==> flow/design.v <==
`timescale 1ns / 1ps
module counter #(size = 8) (clk, rst, ld, ld_val, en, up, val);
    input                 clk, rst, ld, en, up;
    input      [size-1:0] ld_val;
    output reg [size-1:0] val;
    always @(posedge clk, posedge rst) begin
        if (rst) begin
            val <= 0;
        end else if (ld) begin
            val <= ld_val;
        end else if (en) begin
            val <= (up) ? val+1 : val-1;
        end
    end
endmodule
module barrelshift #(size = 8) (barrel_in, barrel, right, barrel_out);
    input      signed [size-1:0] barrel_in;
    input                  [3:0] barrel;
    input                        right;
    output reg signed [size-1:0] barrel_out;
    always @(barrel_in, barrel, right) begin
        barrel_out = barrel_in;
        if (barrel == 1) begin
            barrel_out = (right) ? barrel_in >>> 1 : barrel_in <<< 1;
        end else if (barrel == 2) begin
            barrel_out = (right) ? barrel_in >>> 2 : barrel_in <<< 2;
        end else if (barrel == 3) begin
            barrel_out = (right) ? barrel_in >>> 3 : barrel_in <<< 3;
        end else if (barrel == 4) begin
            barrel_out = (right) ? barrel_in >>> 4 : barrel_in <<< 4;
        end else if (barrel == 5) begin
            barrel_out = (right) ? barrel_in >>> 5 : barrel_in <<< 5;
        end else if (barrel == 6) begin
            barrel_out = (right) ? barrel_in >>> 6 : barrel_in <<< 6;
        end else if (barrel == 7) begin
            barrel_out = (right) ? barrel_in >>> 7 : barrel_in <<< 7;
        end else if (barrel == 8) begin
            barrel_out = (right) ? barrel_in >>> 8 : barrel_in <<< 8;
        end else if (barrel == 9) begin
            barrel_out = (right) ? barrel_in >>> 9 : barrel_in <<< 9;
        end else if (barrel == 10) begin
            barrel_out = (right) ? barrel_in >>> 10 : barrel_in <<< 10;
        end else if (barrel == 11) begin
            barrel_out = (right) ? barrel_in >>> 11 : barrel_in <<< 11;
        end else if (barrel == 12) begin
            barrel_out = (right) ? barrel_in >>> 12 : barrel_in <<< 12;
        end else if (barrel == 13) begin
            barrel_out = (right) ? barrel_in >>> 13 : barrel_in <<< 13;
        end else if (barrel == 14) begin
            barrel_out = (right) ? barrel_in >>> 14 : barrel_in <<< 14;
        end else if (barrel == 15) begin
            barrel_out = (right) ? barrel_in >>> 15 : barrel_in <<< 15;
        end
    end
endmodule
module register #(size = 8) (clk, rst, ld, ld_val, val);
    input clk, rst, ld;
    input      signed [size-1:0] ld_val;
    output reg signed [size-1:0] val;
    always @(posedge clk, posedge rst) begin
        if (rst) begin
            val <= 0;
        end else if (ld) begin
            val <= ld_val;
        end
    end
endmodule
module cordic (clk, rst, s, angle, done, sine, cosine);
    input                   clk, rst, s;
    input   signed  [31:0]  angle;
    output  reg             done;
    output  signed  [31:0]  sine, cosine;
    reg              [1:0]  y, yn;
    wire                    z;
    wire             [3:0]  cntr_val0;
    wire    signed  [31:0]  atan [0:15];
    reg                     reg_ld_angle, reg_ld_sine, reg_ld_cosine, cntr_ld0, cntr_en0;
    wire    signed  [31:0]  reg_ld_val_angle, reg_ld_val_sine, reg_ld_val_cosine;
    wire    signed  [31:0]  reg_val_angle, reg_val_sine, reg_val_cosine, bshft_val_cosine, bshft_val_sine;
    assign atan[0]  = 450_000_000;
    assign atan[1]  = 265_650_512;
    assign atan[2]  = 140_362_435;
    assign atan[3]  = 071_250_163;
    assign atan[4]  = 035_763_344;
    assign atan[5]  = 017_899_106;
    assign atan[6]  = 008_951_737;
    assign atan[7]  = 004_476_142;
    assign atan[8]  = 002_381_050;
    assign atan[9]  = 001_119_057;
    assign atan[10] = 000_559_529;
    assign atan[11] = 000_279_765;
    assign atan[12] = 000_139_882;
    assign atan[13] = 000_069_941;
    assign atan[14] = 000_034_971;
    assign atan[15] = 000_017_485;
    always @(posedge clk, posedge rst) begin
        if (rst) begin
            y <= 0;
        end else begin
            y <= yn;
        end
    end
    always @(y, s, z) begin
        case (y)
            0: begin
                if (~s) begin
                    yn <= 0;
                end else begin
                    yn <= 1;
                end
            end
            1: begin
                if (~z) begin
                    yn <= 1;
                end else begin
                    yn <= 2;
                end
            end
            2: begin
                if (s) begin
                    yn <= 2;
                end else begin
                    yn <= 0;
                end
            end
            default: yn <= 2'bxx;
        endcase
    end
    always @(y, s) begin
        reg_ld_angle = 0; reg_ld_sine = 0; reg_ld_cosine = 0; cntr_ld0 = 0; cntr_en0 = 0; done = 0;
        case (y)
            0: begin
                reg_ld_angle = 1; cntr_ld0 = 1;
                if (s) begin
                    reg_ld_sine = 1; reg_ld_cosine = 1;
                end
            end
            1: begin
                reg_ld_angle = 1; reg_ld_sine = 1; reg_ld_cosine = 1; cntr_en0 = 1;
            end
            2: begin
                done = 1;
            end
        endcase
    end
    assign reg_ld_val_angle = (y == 0) ? angle : (reg_val_angle >= 000_000_000) ? 
        reg_val_angle - atan[cntr_val0] : reg_val_angle + atan[cntr_val0];
    assign reg_ld_val_cosine = (y == 0) ? 006_073_000 : (reg_val_angle >= 000_000_000) ?
        reg_val_cosine - bshft_val_sine : reg_val_cosine + bshft_val_sine;
    assign reg_ld_val_sine = (y == 0) ? 000_000_000 : (reg_val_angle >= 000_000_000) ?
        reg_val_sine + bshft_val_cosine : reg_val_sine - bshft_val_cosine;
    assign z = (cntr_val0 == 15);
    counter   #(4) c0 (clk, rst, cntr_ld0, 0, cntr_en0, 1, cntr_val0);
    register #(32) r_angle (clk, rst, reg_ld_angle, reg_ld_val_angle, reg_val_angle);
    register #(32) r_cosine (clk, rst, reg_ld_cosine, reg_ld_val_cosine, reg_val_cosine);
    register #(32) r_sine (clk, rst, reg_ld_sine, reg_ld_val_sine, reg_val_sine);
    barrelshift #(32) b_cosine (reg_val_cosine, cntr_val0, 1, bshft_val_cosine);
    barrelshift #(32) b_sine (reg_val_sine, cntr_val0, 1, bshft_val_sine);
    assign sine = reg_val_sine;
    assign cosine = reg_val_cosine;
endmodule
# From RTL to reports: cordic
# What the tools print for cordic, step after step.
# Line numbers count from 1 in the design file above.
# Library cell names are shortened.
# A cell with - has no value.
[setup]
top_module = "cordic"
clock_port = "clk"
library = "sky130hd"
pvt_corner = "tt_025C_1v80"

# Elaborated design
# Source: Yosys, flattened and elaborated, memories not mapped. Widths are those after wreduce. Registers that Yosys merges into a memory's read port (data or address) are not register bits. Print and check cells do not count.
[op_classes]
n_addsub = 7
cmp = 1
equal = 17
muxes = 49
n_reduce_logical = 4
[op_table]
columns = ["operator", "count"]
rows = [
  ["31-bit two-way mux", 30],
  ["32-bit parallel mux with 16-bit select", 1],
  ["32-bit two-way mux", 6],
  ["32-bit adder", 3],
  ["32-bit subtractor", 3],
  ["32-bit by 1-bit >= comparator with 1-bit output with constant B", 1],
  ["4-bit == test with constant B", 8],
  ["4-bit by 3-bit == test with 1-bit output with constant B", 4],
  ["4-bit by 2-bit == test with 1-bit output with constant B", 2],
  ["4-bit two-way mux", 2],
  ["2-bit parallel mux with 3-bit select", 1],
  ["1-bit two-way mux", 6],
  ["4-bit by 1-bit adder with 4-bit output with constant B", 1],
  ["4-bit by 1-bit == test with 1-bit output with constant B", 1],
  ["4-bit zero test", 1],
  ["2-bit two-way mux", 2],
  ["2-bit by 1-bit == test with 1-bit output with constant B", 1],
  ["2-bit == test with constant B", 1],
  ["2-bit zero test", 1],
  ["2-bit nonzero test", 1],
  ["2-bit OR reduction", 1],
  ["1-bit parallel mux with 2-bit select", 1],
]
[bits]
regBits = 102
in_bits = 35
output_inout_bits = 65
wordCells = 83

# Logic depth
# Yosys ltp: most cells in a row. Word level: on the elaborated netlist, between registers, memories and ports. Mapped: between sequential cells and ports; inverters and the memories' decode and read muxes count.
[depth]
word_depth = 19
abc_area = 1
ltp_mapped = 42
ltp_nobuf = 40

# Mapped cells and area
# Source: synth_stat.txt of the flow (Yosys; design flattened, memories mapped). It holds for the ABC_AREA given above (unset counts as 0); a run with the other value may have another netlist.
# Totals and module areas in this step are rounded.
[synth_totals]
cell_count = 3482
mapped_area_um2 = 19600
seqArea_um2 = 2579
ffs = 103
buffers = 207
[types]
columns = ["cell_type", "count", "type_area_um2"]
rows = [
  ["nand2_1", 989, 3712.31],
  ["dfrtp_1", 102, 2.55E+03],
  ["a21oi_1", 338, 1.69E+03],
  ["inv_1", 382, 1.43E+03],
  ["o21ai_0", 283, 1.42E+03],
  ["ha_1", 106, 1.33E+03],
  ["nor2_1", 286, 1073.53],
  ["nand3_1", 172, 860.826],
  ["xor2_1", 79, 691.914],
  ["clkbuf_1", 115, 431.664],
  ["a221oi_1", 42, 367.853],
  ["a211oi_1", 44, 330.317],
  ["o22ai_1", 52, 325.312],
  ["buf_2", 62, 310.298],
  ["o211ai_1", 31, 232.723],
  ["nor3_1", 42, 210.202],
  ["nand4_1", 33, 206.448],
  ["xnor2_1", 23, 201.443],
]
# Not listed: further types 44, cells in them 301.

# Path before layout
# Source: OpenSTA report_checks on the synthesized netlist (no wires, ideal clock, input and output delay 20% of the period each), path of least setup slack; recovery checks are left aside. Register names are those of the netlist, which keeps one name where synthesis merged equal registers.
[synth_timing]
path_type = "register -> register"
startpoint = "reg c0.val[0]"
endpoint = "reg r_cosine.val[25]"
clock_period_ns = 7.5
setup_ns = 0.134
arrival_time_ns = 4.820
required_ns = 7.366
setup_slack_ns = 2.546
delay_ns = 4.954
driving_pins = 38
path_buffers = 2
period_less_setup_slack_ns = 4.954
# "delay_ns" is the arrival time less input delay plus setup time.
# "driving_pins" counts driving pins, that of a launching flip-flop among them; a cell with two outputs on the path counts twice.
# "period_less_setup_slack_ns" is the clock period less the worst setup slack; recovery checks do not enter. This is arithmetic on one report: input and output delays are still those of the set period (20% each).
# Between the ends stands the longest chain of elaborated cells between them, by number of cells; it is not shown to be the way that was timed. Of several equally long chains one is given.
# Each line given opens the expression or statement behind the cell; cells for indexed reads and writes are added by Yosys, which also makes memories of some case tables.
# At most two assigning lines are given for a register; there are more.
[synth_via]
cell_sequence = "dfrtp_1 > inv_1 > ha_1 > inv_2 > nor2_2 > inv_2 > buf_4 > buf_2 > o21ai_0 > inv_1 > nand2_1 > nand2_1 > nand2_1 > nand2_1 > nand2_1 > nand2_1 > nand2_1 > nand2_1 > (+2 left out) > ha_1 > inv_1 > o21ai_0 > inv_1 > ha_1 > nand2_1 > nand2_1 > a21oi_1 > o21ai_0 > a21oi_1 > o21ai_0 > inv_1 > o21ai_0 > a21oi_1 > o21ai_0 > nand2_1 > a21boi_0 > o22ai_1"
elab_chain_cells = 19
cone_cells = 34
cone_classes = "2 x add/sub; 15 x eq/ne; 17 x mux"
[synth_lines]
columns = ["item", "line", "source"]
rows = [
  ["start: declaration", 5, "output reg [size-1:0] val;"],
  ["start: assignment", 10, "val <= ld_val;"],
  ["start: assignment", 12, "val <= (up) ? val+1 : val-1;"],
  ["4-bit == test", 51, "end else if (barrel == 15) begin"],
  ["31-bit two-way mux", 51, ""],
  ["31-bit two-way mux", 49, "end else if (barrel == 14) begin"],
  ["31-bit two-way mux", 47, "end else if (barrel == 13) begin"],
  ["31-bit two-way mux", 45, "end else if (barrel == 12) begin"],
  ["31-bit two-way mux", 43, "end else if (barrel == 11) begin"],
  ["31-bit two-way mux", 41, "end else if (barrel == 10) begin"],
  ["(+4 left out)", "-", ""],
  ["31-bit two-way mux", 31, "end else if (barrel == 5) begin"],
  ["31-bit two-way mux", 29, "end else if (barrel == 4) begin"],
  ["31-bit two-way mux", 27, "end else if (barrel == 3) begin"],
  ["31-bit two-way mux", 25, "end else if (barrel == 2) begin"],
  ["31-bit two-way mux", 23, "if (barrel == 1) begin"],
  ["32-bit adder", 149, "reg_val_cosine - bshft_val_sine : reg_val_cosine + bshft_val_sine;"],
  ["32-bit two-way mux x2", 148, "assign reg_ld_val_cosine = (y == 0) ? 006_073_000 : (reg_val_angle >= 000_000_000) ?"],
  ["end: assignment", 62, "val <= 0;"],
  ["end: assignment", 64, "val <= ld_val;"],
  ["end: declaration", 59, "output reg signed [size-1:0] val;"],
]

# Timing after layout
# Path of least setup slack in the final report of run A (OpenROAD, finished layout, wires in). Where an end is a register, its clock arrival counts in the times.
[layout_timing]
path_type = "register -> register"
startpoint = "reg c0.val[0]"
endpoint = "reg r_sine.val[31]"
clock_period_ns = 4.69
setup_ns = 0.14
arrival_time_ns = 6.65
required_ns = 5.01
setup_slack_ns = -1.64
driving_pins = 42
path_buffers = 6
# Between the ends stands the longest chain of elaborated cells between them, by number of cells; it is not shown to be the way that was timed. Of several equally long chains one is given.
# At most two assigning lines are given for a register; there are more.
[layout_via]
cell_sequence = "dfrtp_1 > buf_6 > clkinvlp_4 > ha_4 > o21ai_4 > buf_12 > buf_4 > buf_4 > o211ai_1 > nand2_1 > nand2_1 > nand2_1 > nand2_1 > nand2_1 > nand2_1 > nand2_1 > nand2_1 > nand2_1 > (+6 left out) > nand3_1 > nand2_1 > nand2_2 > a21oi_2 > buf_4 > ha_4 > a21oi_2 > o21ai_0 > inv_1 > o211ai_1 > a21oi_2 > nand2_2 > nand2_1 > nand2_2 > inv_1 > nand3_1 > nand3_1 > nand2_1"
elab_chain_cells = 19
cone_cells = 34
cone_classes = "2 x add/sub; 15 x eq/ne; 17 x mux"
[layout_lines]
columns = ["item", "line", "source"]
rows = [
  ["start: declaration", 5, "output reg [size-1:0] val;"],
  ["start: assignment", 10, "val <= ld_val;"],
  ["start: assignment", 12, "val <= (up) ? val+1 : val-1;"],
  ["4-bit == test", 51, "end else if (barrel == 15) begin"],
  ["31-bit two-way mux", 51, ""],
  ["31-bit two-way mux", 49, "end else if (barrel == 14) begin"],
  ["31-bit two-way mux", 47, "end else if (barrel == 13) begin"],
  ["31-bit two-way mux", 45, "end else if (barrel == 12) begin"],
  ["31-bit two-way mux", 43, "end else if (barrel == 11) begin"],
  ["31-bit two-way mux", 41, "end else if (barrel == 10) begin"],
  ["(+4 left out)", "-", ""],
  ["31-bit two-way mux", 31, "end else if (barrel == 5) begin"],
  ["31-bit two-way mux", 29, "end else if (barrel == 4) begin"],
  ["31-bit two-way mux", 27, "end else if (barrel == 3) begin"],
  ["31-bit two-way mux", 25, "end else if (barrel == 2) begin"],
  ["31-bit two-way mux", 23, "if (barrel == 1) begin"],
  ["32-bit subtractor", 151, "reg_val_sine + bshft_val_cosine : reg_val_sine - bshft_val_cosine;"],
  ["32-bit two-way mux x2", 150, "assign reg_ld_val_sine = (y == 0) ? 000_000_000 : (reg_val_angle >= 000_000_000) ?"],
  ["end: assignment", 62, "val <= 0;"],
  ["end: assignment", 64, "val <= ld_val;"],
  ["end: declaration", 59, "output reg signed [size-1:0] val;"],
]

# Settings and measured results of 5 stored flow runs for module cordic (sky130hd), not sorted in any way. The constraints put input and output delay at 20% of the set period each and load the outputs with 0.01 pF.
# "timing.achieved_period_ns": clock period set for the run, less the worst setup slack. It is reckoned from that one timing run; input and output delays stay at 20% of the period that was set.
# "worst_path_ns": the worst setup path's part of the clock period (all of it between registers, 20% less for each end at a port) less its slack. A launch clock that arrives late makes it longer, a capture clock that arrives late makes it shorter.
# Measured values are rounded.

[[run]]
name = "run A"
[run.settings]
ABC_AREA = 1
CELL_PAD_IN_SITES_DETAIL_PLACEMENT = 2
CELL_PAD_IN_SITES_GLOBAL_PLACEMENT = 0
CORE_ASPECT_RATIO = 1.3
CORE_MARGIN = 7
CORE_UTILIZATION = 18
CTS_CLUSTER_DIAMETER = 254
CTS_CLUSTER_SIZE = 86
GPL_ROUTABILITY_DRIVEN = 0
HOLD_SLACK_MARGIN = 0.11
MAX_ROUTING_LAYER = "met5"
MIN_ROUTING_LAYER = "met1"
PLACE_DENSITY_LB_ADDON = 0.24
SLEW_MARGIN = 40
TNS_END_PERCENT = 85
period_ns = 4.69
CAP_MARGIN = 20
[run.results]
total_die_area_um2 = 118400
post_route_util_pct = 31.2
timing.achieved_period_ns = 6.332
fin_ws_ns = -1.642
tns_ns = -64.59
ws_hold_ns = 0.523
synth_chip_area_um2 = 19600
final_cell_area_um2 = 33550
worst_path_ns = 6.33
critical_path_type = "register -> register"

[[run]]
name = "run B"
[run.settings]
SETUP_SLACK_MARGIN = -0.07
period_ns = 7.22
CAP_MARGIN = 20
CORE_MARGIN = 2
CORE_UTILIZATION = 40
SLEW_MARGIN = 20
[run.results]
total_die_area_um2 = 49820
post_route_util_pct = 46.4
timing.achieved_period_ns = 7.051
fin_ws_ns = 0.169
tns_ns = 0.000
ws_hold_ns = 0.548
synth_chip_area_um2 = 19220
final_cell_area_um2 = 22050
worst_path_ns = 7.05
critical_path_type = "register -> register"

[[run]]
name = "run C"
[run.settings]
ABC_AREA = 0
CELL_PAD_IN_SITES_GLOBAL_PLACEMENT = 0
CORE_MARGIN = 4
CORE_UTILIZATION = 18
CTS_CLUSTER_DIAMETER = 173
GPL_ROUTABILITY_DRIVEN = 0
HOLD_SLACK_MARGIN = 0.11
MAX_ROUTING_LAYER = "met5"
PLACE_DENSITY_LB_ADDON = 0.24
SETUP_SLACK_MARGIN = 0.5
TNS_END_PERCENT = 85
period_ns = 5.3
CAP_MARGIN = 20
SLEW_MARGIN = 20
[run.results]
total_die_area_um2 = 112100
post_route_util_pct = 29.4
timing.achieved_period_ns = 5.813
fin_ws_ns = -0.513
tns_ns = -7.750
ws_hold_ns = 0.556
synth_chip_area_um2 = 19220
final_cell_area_um2 = 31090
worst_path_ns = 5.81
critical_path_type = "register -> register"

[[run]]
name = "run D"
[run.settings]
ABC_AREA = 0
CELL_PAD_IN_SITES_GLOBAL_PLACEMENT = 0
CORE_ASPECT_RATIO = 0.66
CORE_MARGIN = 8
CORE_UTILIZATION = 18
CTS_CLUSTER_DIAMETER = 254
CTS_CLUSTER_SIZE = 86
GPL_ROUTABILITY_DRIVEN = 0
HOLD_SLACK_MARGIN = 0.11
MAX_ROUTING_LAYER = "met5"
MIN_ROUTING_LAYER = "met2"
PLACE_DENSITY_LB_ADDON = 0.24
SETUP_SLACK_MARGIN = 0.5
SLEW_MARGIN = 40
TNS_END_PERCENT = 85
period_ns = 4.69
CAP_MARGIN = 20
[run.results]
outcome = "no results, routing failed with GRT-0232"

[[run]]
name = "run E"
[run.settings]
ABC_AREA = 0
CELL_PAD_IN_SITES_GLOBAL_PLACEMENT = 0
CORE_UTILIZATION = 18
GPL_ROUTABILITY_DRIVEN = 1
HOLD_SLACK_MARGIN = 0.11
MAX_ROUTING_LAYER = "met5"
PLACE_DENSITY_LB_ADDON = 0.24
SETUP_SLACK_MARGIN = 0.5
period_ns = 5.3
CAP_MARGIN = 20
CORE_MARGIN = 2
SLEW_MARGIN = 20
[run.results]
total_die_area_um2 = 109400
post_route_util_pct = 29.2
timing.achieved_period_ns = 5.749
fin_ws_ns = -0.449
tns_ns = -6.930
ws_hold_ns = 0.571
synth_chip_area_um2 = 19220
final_cell_area_um2 = 30860
worst_path_ns = 5.75
critical_path_type = "register -> register"
